==> flow/design.v <==
`timescale 1ns / 1ps
module valid_ready_FF #(
    parameter DATA_WIDTH = 128
)
(
    input clk,
    input reset,
    input                   i_valid,
    output                  i_ready,
    input  [DATA_WIDTH-1:0] i_data,
    output reg                  o_valid,
    input                       o_ready,
    output reg [DATA_WIDTH-1:0] o_data
);
    assign i_ready = o_ready | ~o_valid;
    always @(posedge clk) begin
        if(reset) begin
            o_valid <= 1'b0;
            o_data  <= 'd0;
        end
        else if(i_ready) begin
            o_valid <= i_valid;
            o_data  <= i_data;
        end
    end
endmodule
`timescale 1ns / 1ps
module dct_4x4 #(
    parameter PERF_OPT_ROW = 0,
    parameter PERF_OPT_COL = 0
)
(
    input clk,
    input reset,
    input          i_valid,
    output         i_ready,
    input  [255:0] i_data,
    output         o_valid,
    input          o_ready,
    output [255:0] o_data
);
    wire [127:0] i_data_128;
    wire         w_valid;
    wire         w_ready;
    wire [127:0] w_data;
    reg row_valid;
    reg col_valid;
    reg weight_valid;
    reg dct_valid;
    wire row_ready;
    wire col_ready;
    wire weight_ready;
    wire dct_ready;
    wire        [7:0] x[0:3][0:3];
    reg signed [11:0] row_out[0:3][0:3];
    reg signed [14:0] col_out[0:3][0:3];
    reg signed [19:0] weight_out[0:3][0:3];
    reg signed [15:0] dct_out[0:3][0:3];
    wire signed [5:0] coeff_A = 6'b0_00011;   
    wire signed [5:0] coeff_B = 6'b0_00101;   
    wire signed [5:0] coeff_C = 6'b0_01000;   
    genvar i,j;
    integer n, m;
    generate
        for(i=0; i<4; i=i+1) begin
            for(j=0; j<4; j=j+1) begin
                assign i_data_128[(32*i+8*j)+:8] = i_data[(64*i+16*j)+:8];
            end
        end
    endgenerate
    valid_ready_FF #(128) u_valid_ready_FF(
        clk, reset, i_valid, i_ready, i_data_128, w_valid, w_ready, w_data
    );
    generate
        for(i=0; i<4; i=i+1) begin
            for(j=0; j<4; j=j+1) begin
                assign x[i][j] = w_data[127-(32*i+8*j)-:8];
            end
        end
    endgenerate
    generate
    if(~PERF_OPT_ROW) begin
        assign w_ready = row_ready | ~row_valid;
        always @(posedge clk) begin
            if(reset) begin
                row_valid <= 'd0;
                for(n=0; n<4; n=n+1) begin
                    for(m=0; m<4; m=m+1) begin
                        row_out[n][m] <= 'd0;
                    end
                end
            end
            else if(w_ready) begin
                row_valid <= w_valid;
                row_out[0][0] <= x[0][0] + x[1][0] + x[2][0] + x[3][0];
                row_out[0][1] <= x[0][1] + x[1][1] + x[2][1] + x[3][1];
                row_out[0][2] <= x[0][2] + x[1][2] + x[2][2] + x[3][2];
                row_out[0][3] <= x[0][3] + x[1][3] + x[2][3] + x[3][3];
                row_out[1][0] <= (x[0][0]<<1) + x[1][0] - x[2][0] - (x[3][0]<<1);
                row_out[1][1] <= (x[0][1]<<1) + x[1][1] - x[2][1] - (x[3][1]<<1);
                row_out[1][2] <= (x[0][2]<<1) + x[1][2] - x[2][2] - (x[3][2]<<1);
                row_out[1][3] <= (x[0][3]<<1) + x[1][3] - x[2][3] - (x[3][3]<<1);
                row_out[2][0] <= x[0][0] - x[1][0] - x[2][0] + x[3][0];
                row_out[2][1] <= x[0][1] - x[1][1] - x[2][1] + x[3][1];
                row_out[2][2] <= x[0][2] - x[1][2] - x[2][2] + x[3][2];
                row_out[2][3] <= x[0][3] - x[1][3] - x[2][3] + x[3][3];
                row_out[3][0] <= x[0][0] - (x[1][0]<<1) + (x[2][0]<<1) - x[3][0];
                row_out[3][1] <= x[0][1] - (x[1][1]<<1) + (x[2][1]<<1) - x[3][1];
                row_out[3][2] <= x[0][2] - (x[1][2]<<1) + (x[2][2]<<1) - x[3][2];
                row_out[3][3] <= x[0][3] - (x[1][3]<<1) + (x[2][3]<<1) - x[3][3];
            end
        end
    end
    else if(PERF_OPT_ROW) begin
        assign w_ready = row_ready;
        always @(*) begin
            row_valid = w_valid;
            row_out[0][0] = x[0][0] + x[1][0] + x[2][0] + x[3][0];
            row_out[0][1] = x[0][1] + x[1][1] + x[2][1] + x[3][1];
            row_out[0][2] = x[0][2] + x[1][2] + x[2][2] + x[3][2];
            row_out[0][3] = x[0][3] + x[1][3] + x[2][3] + x[3][3];
            row_out[1][0] = (x[0][0]<<1) + x[1][0] - x[2][0] - (x[3][0]<<1);
            row_out[1][1] = (x[0][1]<<1) + x[1][1] - x[2][1] - (x[3][1]<<1);
            row_out[1][2] = (x[0][2]<<1) + x[1][2] - x[2][2] - (x[3][2]<<1);
            row_out[1][3] = (x[0][3]<<1) + x[1][3] - x[2][3] - (x[3][3]<<1);
            row_out[2][0] = x[0][0] - x[1][0] - x[2][0] + x[3][0];
            row_out[2][1] = x[0][1] - x[1][1] - x[2][1] + x[3][1];
            row_out[2][2] = x[0][2] - x[1][2] - x[2][2] + x[3][2];
            row_out[2][3] = x[0][3] - x[1][3] - x[2][3] + x[3][3];
            row_out[3][0] = x[0][0] - (x[1][0]<<1) + (x[2][0]<<1) - x[3][0];
            row_out[3][1] = x[0][1] - (x[1][1]<<1) + (x[2][1]<<1) - x[3][1];
            row_out[3][2] = x[0][2] - (x[1][2]<<1) + (x[2][2]<<1) - x[3][2];
            row_out[3][3] = x[0][3] - (x[1][3]<<1) + (x[2][3]<<1) - x[3][3];
        end
    end
    endgenerate
    generate
    if(~PERF_OPT_COL) begin
        assign row_ready = col_ready | ~col_valid;
        always @(posedge clk) begin
            if(reset) begin
                col_valid <= 'd0;
                for(n=0; n<4; n=n+1) begin
                    for(m=0; m<4; m=m+1) begin
                        col_out[n][m] <= 'd0;
                    end
                end
            end
            else if(row_ready) begin
                col_valid <= row_valid;
                col_out[0][0] <= row_out[0][0] + row_out[0][1] + row_out[0][2] + row_out[0][3];
                col_out[1][0] <= row_out[1][0] + row_out[1][1] + row_out[1][2] + row_out[1][3];
                col_out[2][0] <= row_out[2][0] + row_out[2][1] + row_out[2][2] + row_out[2][3];
                col_out[3][0] <= row_out[3][0] + row_out[3][1] + row_out[3][2] + row_out[3][3];
                col_out[0][1] <= (row_out[0][0]<<1) + row_out[0][1] - row_out[0][2] - (row_out[0][3]<<1);
                col_out[1][1] <= (row_out[1][0]<<1) + row_out[1][1] - row_out[1][2] - (row_out[1][3]<<1);
                col_out[2][1] <= (row_out[2][0]<<1) + row_out[2][1] - row_out[2][2] - (row_out[2][3]<<1);
                col_out[3][1] <= (row_out[3][0]<<1) + row_out[3][1] - row_out[3][2] - (row_out[3][3]<<1);
                col_out[0][2] <= row_out[0][0] - row_out[0][1] - row_out[0][2] + row_out[0][3];
                col_out[1][2] <= row_out[1][0] - row_out[1][1] - row_out[1][2] + row_out[1][3];
                col_out[2][2] <= row_out[2][0] - row_out[2][1] - row_out[2][2] + row_out[2][3];
                col_out[3][2] <= row_out[3][0] - row_out[3][1] - row_out[3][2] + row_out[3][3];
                col_out[0][3] <= row_out[0][0] - (row_out[0][1]<<1) + (row_out[0][2]<<1) - row_out[0][3];
                col_out[1][3] <= row_out[1][0] - (row_out[1][1]<<1) + (row_out[1][2]<<1) - row_out[1][3];
                col_out[2][3] <= row_out[2][0] - (row_out[2][1]<<1) + (row_out[2][2]<<1) - row_out[2][3];
                col_out[3][3] <= row_out[3][0] - (row_out[3][1]<<1) + (row_out[3][2]<<1) - row_out[3][3];
            end
        end
    end
    else if(PERF_OPT_COL) begin
        assign row_ready = col_ready;
        always @(*) begin
            col_valid = row_valid;
            col_out[0][0] = row_out[0][0] + row_out[0][1] + row_out[0][2] + row_out[0][3];
            col_out[1][0] = row_out[1][0] + row_out[1][1] + row_out[1][2] + row_out[1][3];
            col_out[2][0] = row_out[2][0] + row_out[2][1] + row_out[2][2] + row_out[2][3];
            col_out[3][0] = row_out[3][0] + row_out[3][1] + row_out[3][2] + row_out[3][3];
            col_out[0][1] = (row_out[0][0]<<1) + row_out[0][1] - row_out[0][2] - (row_out[0][3]<<1);
            col_out[1][1] = (row_out[1][0]<<1) + row_out[1][1] - row_out[1][2] - (row_out[1][3]<<1);
            col_out[2][1] = (row_out[2][0]<<1) + row_out[2][1] - row_out[2][2] - (row_out[2][3]<<1);
            col_out[3][1] = (row_out[3][0]<<1) + row_out[3][1] - row_out[3][2] - (row_out[3][3]<<1);
            col_out[0][2] = row_out[0][0] - row_out[0][1] - row_out[0][2] + row_out[0][3];
            col_out[1][2] = row_out[1][0] - row_out[1][1] - row_out[1][2] + row_out[1][3];
            col_out[2][2] = row_out[2][0] - row_out[2][1] - row_out[2][2] + row_out[2][3];
            col_out[3][2] = row_out[3][0] - row_out[3][1] - row_out[3][2] + row_out[3][3];
            col_out[0][3] = row_out[0][0] - (row_out[0][1]<<1) + (row_out[0][2]<<1) - row_out[0][3];
            col_out[1][3] = row_out[1][0] - (row_out[1][1]<<1) + (row_out[1][2]<<1) - row_out[1][3];
            col_out[2][3] = row_out[2][0] - (row_out[2][1]<<1) + (row_out[2][2]<<1) - row_out[2][3];
            col_out[3][3] = row_out[3][0] - (row_out[3][1]<<1) + (row_out[3][2]<<1) - row_out[3][3];
        end
    end
    endgenerate
    assign col_ready = weight_ready | ~weight_valid;
    always @(posedge clk) begin
        if(reset) begin
            weight_valid <= 'd0;
            for(n=0; n<4; n=n+1) begin
                for(m=0; m<4; m=m+1) begin
                    weight_out[n][m] <= 'd0;
                end
            end
        end
        else if(col_ready) begin
            weight_valid <= col_valid;
            weight_out[0][0] <= coeff_C * col_out[0][0];
            weight_out[0][1] <= coeff_B * col_out[0][1];
            weight_out[0][2] <= coeff_C * col_out[0][2];
            weight_out[0][3] <= coeff_B * col_out[0][3];
            weight_out[1][0] <= coeff_B * col_out[1][0];
            weight_out[1][1] <= coeff_A * col_out[1][1];
            weight_out[1][2] <= coeff_B * col_out[1][2];
            weight_out[1][3] <= coeff_A * col_out[1][3];
            weight_out[2][0] <= coeff_C * col_out[2][0];
            weight_out[2][1] <= coeff_B * col_out[2][1];
            weight_out[2][2] <= coeff_C * col_out[2][2];
            weight_out[2][3] <= coeff_B * col_out[2][3];
            weight_out[3][0] <= coeff_B * col_out[3][0];
            weight_out[3][1] <= coeff_A * col_out[3][1];
            weight_out[3][2] <= coeff_B * col_out[3][2];
            weight_out[3][3] <= coeff_A * col_out[3][3];
        end
    end
    assign dct_ready    = o_ready;
    assign weight_ready = dct_ready | ~dct_valid;
    always @(posedge clk) begin
        if(reset) begin
            dct_valid <= 'd0;
            for(n=0; n<4; n=n+1) begin
                for(m=0; m<4; m=m+1) begin
                    dct_out[n][m] <= 'd0;
                end
            end
        end
        else if(weight_ready) begin
            dct_valid <= weight_valid;
            dct_out[0][0] <= {weight_out[0][0][19], weight_out[0][0][15:5], weight_out[0][0][4:1]};
            dct_out[0][1] <= {weight_out[0][1][19], weight_out[0][1][15:5], weight_out[0][1][4:1]};
            dct_out[0][2] <= {weight_out[0][2][19], weight_out[0][2][15:5], weight_out[0][2][4:1]};
            dct_out[0][3] <= {weight_out[0][3][19], weight_out[0][3][15:5], weight_out[0][3][4:1]};
            dct_out[1][0] <= {weight_out[1][0][19], weight_out[1][0][15:5], weight_out[1][0][4:1]};
            dct_out[1][1] <= {weight_out[1][1][19], weight_out[1][1][15:5], weight_out[1][1][4:1]};
            dct_out[1][2] <= {weight_out[1][2][19], weight_out[1][2][15:5], weight_out[1][2][4:1]};
            dct_out[1][3] <= {weight_out[1][3][19], weight_out[1][3][15:5], weight_out[1][3][4:1]};
            dct_out[2][0] <= {weight_out[2][0][19], weight_out[2][0][15:5], weight_out[2][0][4:1]};
            dct_out[2][1] <= {weight_out[2][1][19], weight_out[2][1][15:5], weight_out[2][1][4:1]};
            dct_out[2][2] <= {weight_out[2][2][19], weight_out[2][2][15:5], weight_out[2][2][4:1]};
            dct_out[2][3] <= {weight_out[2][3][19], weight_out[2][3][15:5], weight_out[2][3][4:1]};
            dct_out[3][0] <= {weight_out[3][0][19], weight_out[3][0][15:5], weight_out[3][0][4:1]};
            dct_out[3][1] <= {weight_out[3][1][19], weight_out[3][1][15:5], weight_out[3][1][4:1]};
            dct_out[3][2] <= {weight_out[3][2][19], weight_out[3][2][15:5], weight_out[3][2][4:1]};
            dct_out[3][3] <= {weight_out[3][3][19], weight_out[3][3][15:5], weight_out[3][3][4:1]};
        end
    end
    assign o_valid = dct_valid;
    assign o_data = {
        dct_out[0][0], dct_out[0][1], dct_out[0][2], dct_out[0][3],
        dct_out[1][0], dct_out[1][1], dct_out[1][2], dct_out[1][3],
        dct_out[2][0], dct_out[2][1], dct_out[2][2], dct_out[2][3],
        dct_out[3][0], dct_out[3][1], dct_out[3][2], dct_out[3][3]
    };
endmodule
`timescale 1ns / 1ps
module dct_4x4_core (
    input          clk,
    input          reset,
    input          i_valid,
    output         i_ready,
    input  [255:0] i_data,
    output         o_valid,
    input          o_ready,
    output [255:0] o_data
);
    dct_4x4 #(
        .PERF_OPT_ROW(1),
        .PERF_OPT_COL(1)
    ) u_dct_4x4 (
        .clk    (clk),
        .reset  (reset),
        .i_valid(i_valid),
        .i_ready(i_ready),
        .i_data (i_data),
        .o_valid(o_valid),
        .o_ready(o_ready),
        .o_data (o_data)
    );
endmodule
==> Step by step through the tools: dct_4x4_core <==
What the tools print for dct_4x4_core, step after step.
Line numbers count from 1 in the design file above.
Cell names lack the library's common part.
{ "inputs": {"top_module": "dct_4x4_core", "clock_port": "clk", "cell_library": "sky130hd", "corner": "tt_025C_1v80"} }

==> After elaboration <==
Counts by Yosys on the flattened word-level netlist (proc, flatten, opt, wreduce). Print and check cells are left out. Cells with the same type and inputs are merged into one.
{ "classes": {"addsub": 96, "mul": 12, "logic": 10} }
{ "ops": {"columns": ["operator", "n"], "rows": [
  ["multiplier 4 x 15 -> 19 bit (first input constant)", 8],
  ["multiplier 3 x 15 -> 18 bit (first input constant)", 4],
  ["adder 12 x 8 -> 12 bit", 12],
  ["subtractor 12 x 8 -> 12 bit", 12],
  ["adder 15 x 12 -> 15 bit", 8],
  ["adder 13 x 12 -> 14 bit", 8],
  ["subtractor 14 x 12 -> 15 bit", 4],
  ["adder 14 x 13 -> 15 bit", 4],
  ["subtractor 15 x 12 -> 15 bit", 4],
  ["subtractor 15 x 13 -> 15 bit", 4],
  ["subtractor 12 x 13 -> 14 bit", 4],
  ["subtractor 13 x 12 -> 14 bit", 4],
  ["adder 12 x 12 -> 13 bit", 4],
  ["subtractor 12 x 12 -> 13 bit", 4],
  ["adder 12 x 9 -> 12 bit", 4],
  ["subtractor 12 x 9 -> 12 bit", 4],
  ["subtractor 8 x 9 -> 10 bit", 4],
  ["adder 9 x 8 -> 10 bit", 4],
  ["adder 8 x 8 -> 9 bit", 4],
  ["subtractor 8 x 8 -> 9 bit", 4],
  ["bitwise OR 1 bit", 5],
  ["inverter 1 bit", 5]
]} }
{ "word_totals": {"register_bits": 1113, "input_bits": 260, "out_inout_bits": 258, "word_cells": 188} }

==> Depth <==
Depth = most cells in a row (Yosys ltp): at word level without a register or memory, in the mapped netlist without a sequential cell, where the memories' decode and read muxes count.
{ "logic_depth": {"depth_word": 6, "ABC_AREA": 1, "mapped_depth": 26, "ltp_nobuf": 26} }

==> Synthesis result <==
The flow's flattened synthesis, as Yosys stat reports it; memories are mapped. The netlist is that of the ABC_AREA named above (0 if unset); the other value can give another one.
The area totals of this step are shown rounded.
{ "types": {"columns": ["cell_type", "n", "type_area_um2"], "rows": [
  ["dfxtp_1", 1046, 2.09E+04],
  ["ha_1", 966, 1.21E+04],
  ["fa_1", 445, 8.91E+03],
  ["nand2_1", 1689, 6339.83],
  ["inv_1", 1639, 6152.15],
  ["a21oi_1", 1196, 5.99E+03],
  ["o21ai_0", 841, 4.21E+03],
  ["nor2_1", 1112, 4.17E+03],
  ["nand3_1", 620, 3.1E+03],
  ["xor2_1", 231, 2023.19],
  ["xnor2_1", 127, 1.11E+03],
  ["o211ai_1", 115, 863.328],
  ["clkbuf_1", 226, 848.314],
  ["nand4_1", 108, 675.648],
  ["o21bai_1", 74, 555.533],
  ["buf_2", 95, 475.456],
  ["a21o_1", 57, 427.91],
  ["nor3_1", 77, 385.37]
]} }
Other cell types: 32; their cells: 313.
{ "mapped": {"cells": 10977, "area_um2": 81330, "sequential_area_um2": 20940, "flip_flops": 1046, "buf_cells": 353} }

==> Path before layout <==
Path of least setup slack by OpenSTA after synthesis, without wires, with an ideal clock, recovery checks aside; 20% of the period is set as input and as output delay. Where synthesis merged equal registers, the netlist keeps one of their names.
{ "synth_timing": {"kind": "reg2reg", "startpoint": "register u_dct_4x4.row_out", "endpoint": "register u_dct_4x4.col_out", "period_ps": 5000, "setup_time_ps": 109, "launch_ps": 0, "t_arrival_ps": 3467, "required_ps": 4891, "path_slack_ps": 1424, "path_delay_ps": 3576, "path_stages": 20, "n_path_buf": 0, "synth_period_reached_ps": 3576} }
"path_delay_ps" = arrival - input delay + setup time.
"path_stages": output pins that drive a net of the path, with the launching flip-flop's if there is one; two outputs of one cell count as two.
"synth_period_reached_ps" = period - worst setup slack (recovery checks aside). The figure is calculated, with input and output delays left at 20% of the set period.
An end named without its bit number is one bit of that signal or, where synthesis recoded a state register, one of its new flip-flops.
The rows between start and end are the longest chain of elaborated cells between them; the timing report does not say that the signal goes this way. Where chains are equally long, one stands for them.
Each line given opens the expression or statement behind the cell; cells for indexed reads and writes are added by Yosys, which also makes memories of some case tables.
{ "synth_via": {"path_cell_list": "dfxtp_1 fa_1 inv_1 ha_1 nor2_1 inv_1 fa_1 a31o_2 a21oi_1 xor2_1 inv_1 ha_1 a21oi_1 o21ai_0 a21oi_1 nand2_1 nand2_1 nand3_1 nand2_1 inv_1", "elab_chain_cells": 2, "cone_cells": 2, "cone_lines": 1, "cone_classes": "add/sub: 2"} }
{ "synth_lines": {"columns": ["item", "line_no", "source"], "rows": [
  ["start: declaration", 55, "reg signed [11:0] row_out[0:3][0:3];"],
  ["start: assignment", 89, "row_out[n][m] <= 'd0;"],
  ["subtractor 13 x 12 -> 14 bit", 160, "col_out[1][2] <= row_out[1][0] - row_out[1][1] - row_out[1][2] + row_out[1][3];"],
  ["adder 15 x 12 -> 15 bit", 160, null],
  ["end: assignment", 145, "col_out[n][m] <= 'd0;"],
  ["end: declaration", 56, "reg signed [14:0] col_out[0:3][0:3];"]
]} }

==> Worst path after layout <==
From the final timing report of run 1: the path of least setup slack in the routed layout; clock arrival at registers is part of the times.
The report prints the path's times to 10 ps; the period is as set.
{ "layout_timing": {"kind": "reg2reg", "startpoint": "register u_dct_4x4.row_out", "endpoint": "register u_dct_4x4.col_out", "period_ps": 4000, "setup_time_ps": 100, "launch_ps": 830, "t_arrival_ps": 4480, "required_ps": 4770, "path_slack_ps": 300, "path_stages": 26, "n_path_buf": 0} }
An end named without its bit number is one bit of that signal or, where synthesis recoded a state register, one of its new flip-flops.
The rows between start and end are the longest chain of elaborated cells between them; the timing report does not say that the signal goes this way. Where chains are equally long, one stands for them.
{ "layout_via": {"path_cell_list": "dfxtp_4 fa_2 inv_2 ha_4 nor2_4 inv_2 fa_2 nand3_2 nand2_4 nand2_2 o211ai_1 nand3_1 nand2_2 nand2_2 nand2_2 nand2_2 nand2_2 ha_4 inv_4 nor3_4 and3_4 nand2_4 nand3_2 nand3_2 nand2_1 inv_1", "elab_chain_cells": 3, "cone_cells": 3, "cone_lines": 1, "cone_classes": "add/sub: 3"} }
{ "layout_lines": {"columns": ["item", "line_no", "source"], "rows": [
  ["start: declaration", 55, "reg signed [11:0] row_out[0:3][0:3];"],
  ["start: assignment", 89, "row_out[n][m] <= 'd0;"],
  ["subtractor 12 x 12 -> 13 bit", 161, "col_out[2][2] <= row_out[2][0] - row_out[2][1] - row_out[2][2] + row_out[2][3];"],
  ["subtractor 13 x 12 -> 14 bit", 161, null],
  ["adder 15 x 12 -> 15 bit", 161, null],
  ["end: assignment", 145, "col_out[n][m] <= 'd0;"],
  ["end: declaration", 56, "reg signed [14:0] col_out[0:3][0:3];"]
]} }

FLOW RESULTS
============

Record of 3 stored runs of the RTL-to-layout flow on dct_4x4_core, platform sky130hd. The runs are unordered. Constraints: input delay and output delay 20% of the set period each, output load 0.01 pF.
"timing.achieved_period_ps" = clock period - worst setup slack. The figure is calculated, with input and output delays left at 20% of the set period.
"worst_path_allowed_less_slack_ps" is the time allowed to the run's worst setup path (the clock period less input and output delay, where it has them) less its slack. Clock arrival times count: a late capture clock shortens it, a late launch clock lengthens it.
"worst_path_allowed_less_slack_ps" is given in steps of 10 ps.
Measured values are rounded.
[
  {
    "run": "run 1",
    "settings": { "ABC_AREA": 1, "CELL_PAD_IN_SITES_DETAIL_PLACEMENT": 1, "CELL_PAD_IN_SITES_GLOBAL_PLACEMENT": 3, "CORE_UTILIZATION": 34, "CTS_CLUSTER_DIAMETER": 43, "CTS_CLUSTER_SIZE": 69, "HOLD_SLACK_MARGIN": 0.25, "MAX_ROUTING_LAYER": "met4", "MIN_ROUTING_LAYER": "met1", "PLACE_DENSITY_LB_ADDON": 0.28, "SETUP_SLACK_MARGIN": 0.34, "SLEW_MARGIN": 0, "period_ns": 4.0, "CAP_MARGIN": 20, "CORE_MARGIN": 2 },
    "results": { "fin_ws_ps": 296, "worst_path_allowed_less_slack_ps": 3700, "path_kind": "reg2reg", "timing.achieved_period_ps": 3704, "timing.hold.ws_ps": 345, "finish.utilization_pct": 43.0, "design_die_area_um2": 243100, "synthArea_um2": 81330, "setupTns_ps": 0, "final_stdcell_area_um2": 102200 }
  },
  {
    "run": "run 2",
    "settings": { "CORE_UTILIZATION": 40, "PLACE_DENSITY": 0.6, "period_ns": 4.07, "CAP_MARGIN": 20, "CORE_MARGIN": 2, "SLEW_MARGIN": 20 },
    "results": { "fin_ws_ps": -22, "worst_path_allowed_less_slack_ps": 4090, "path_kind": "reg2reg", "timing.achieved_period_ps": 4092, "timing.hold.ws_ps": 440, "finish.utilization_pct": 47.3, "design_die_area_um2": 194400, "synthArea_um2": 76340, "setupTns_ps": -22, "final_stdcell_area_um2": 89920 }
  },
  {
    "run": "run 3",
    "settings": { "ABC_AREA": 1, "CELL_PAD_IN_SITES_DETAIL_PLACEMENT": 1, "CELL_PAD_IN_SITES_GLOBAL_PLACEMENT": 3, "CORE_UTILIZATION": 65, "CTS_CLUSTER_DIAMETER": 43, "CTS_CLUSTER_SIZE": 66, "MAX_ROUTING_LAYER": "met4", "MIN_ROUTING_LAYER": "met2", "PLACE_DENSITY_LB_ADDON": 0.28, "SETUP_SLACK_MARGIN": 0.34, "SLEW_MARGIN": 0, "period_ns": 3.43, "CAP_MARGIN": 20, "CORE_MARGIN": 2 },
    "outcome": "incomplete, placement halted on FLW-0024"
  }
]
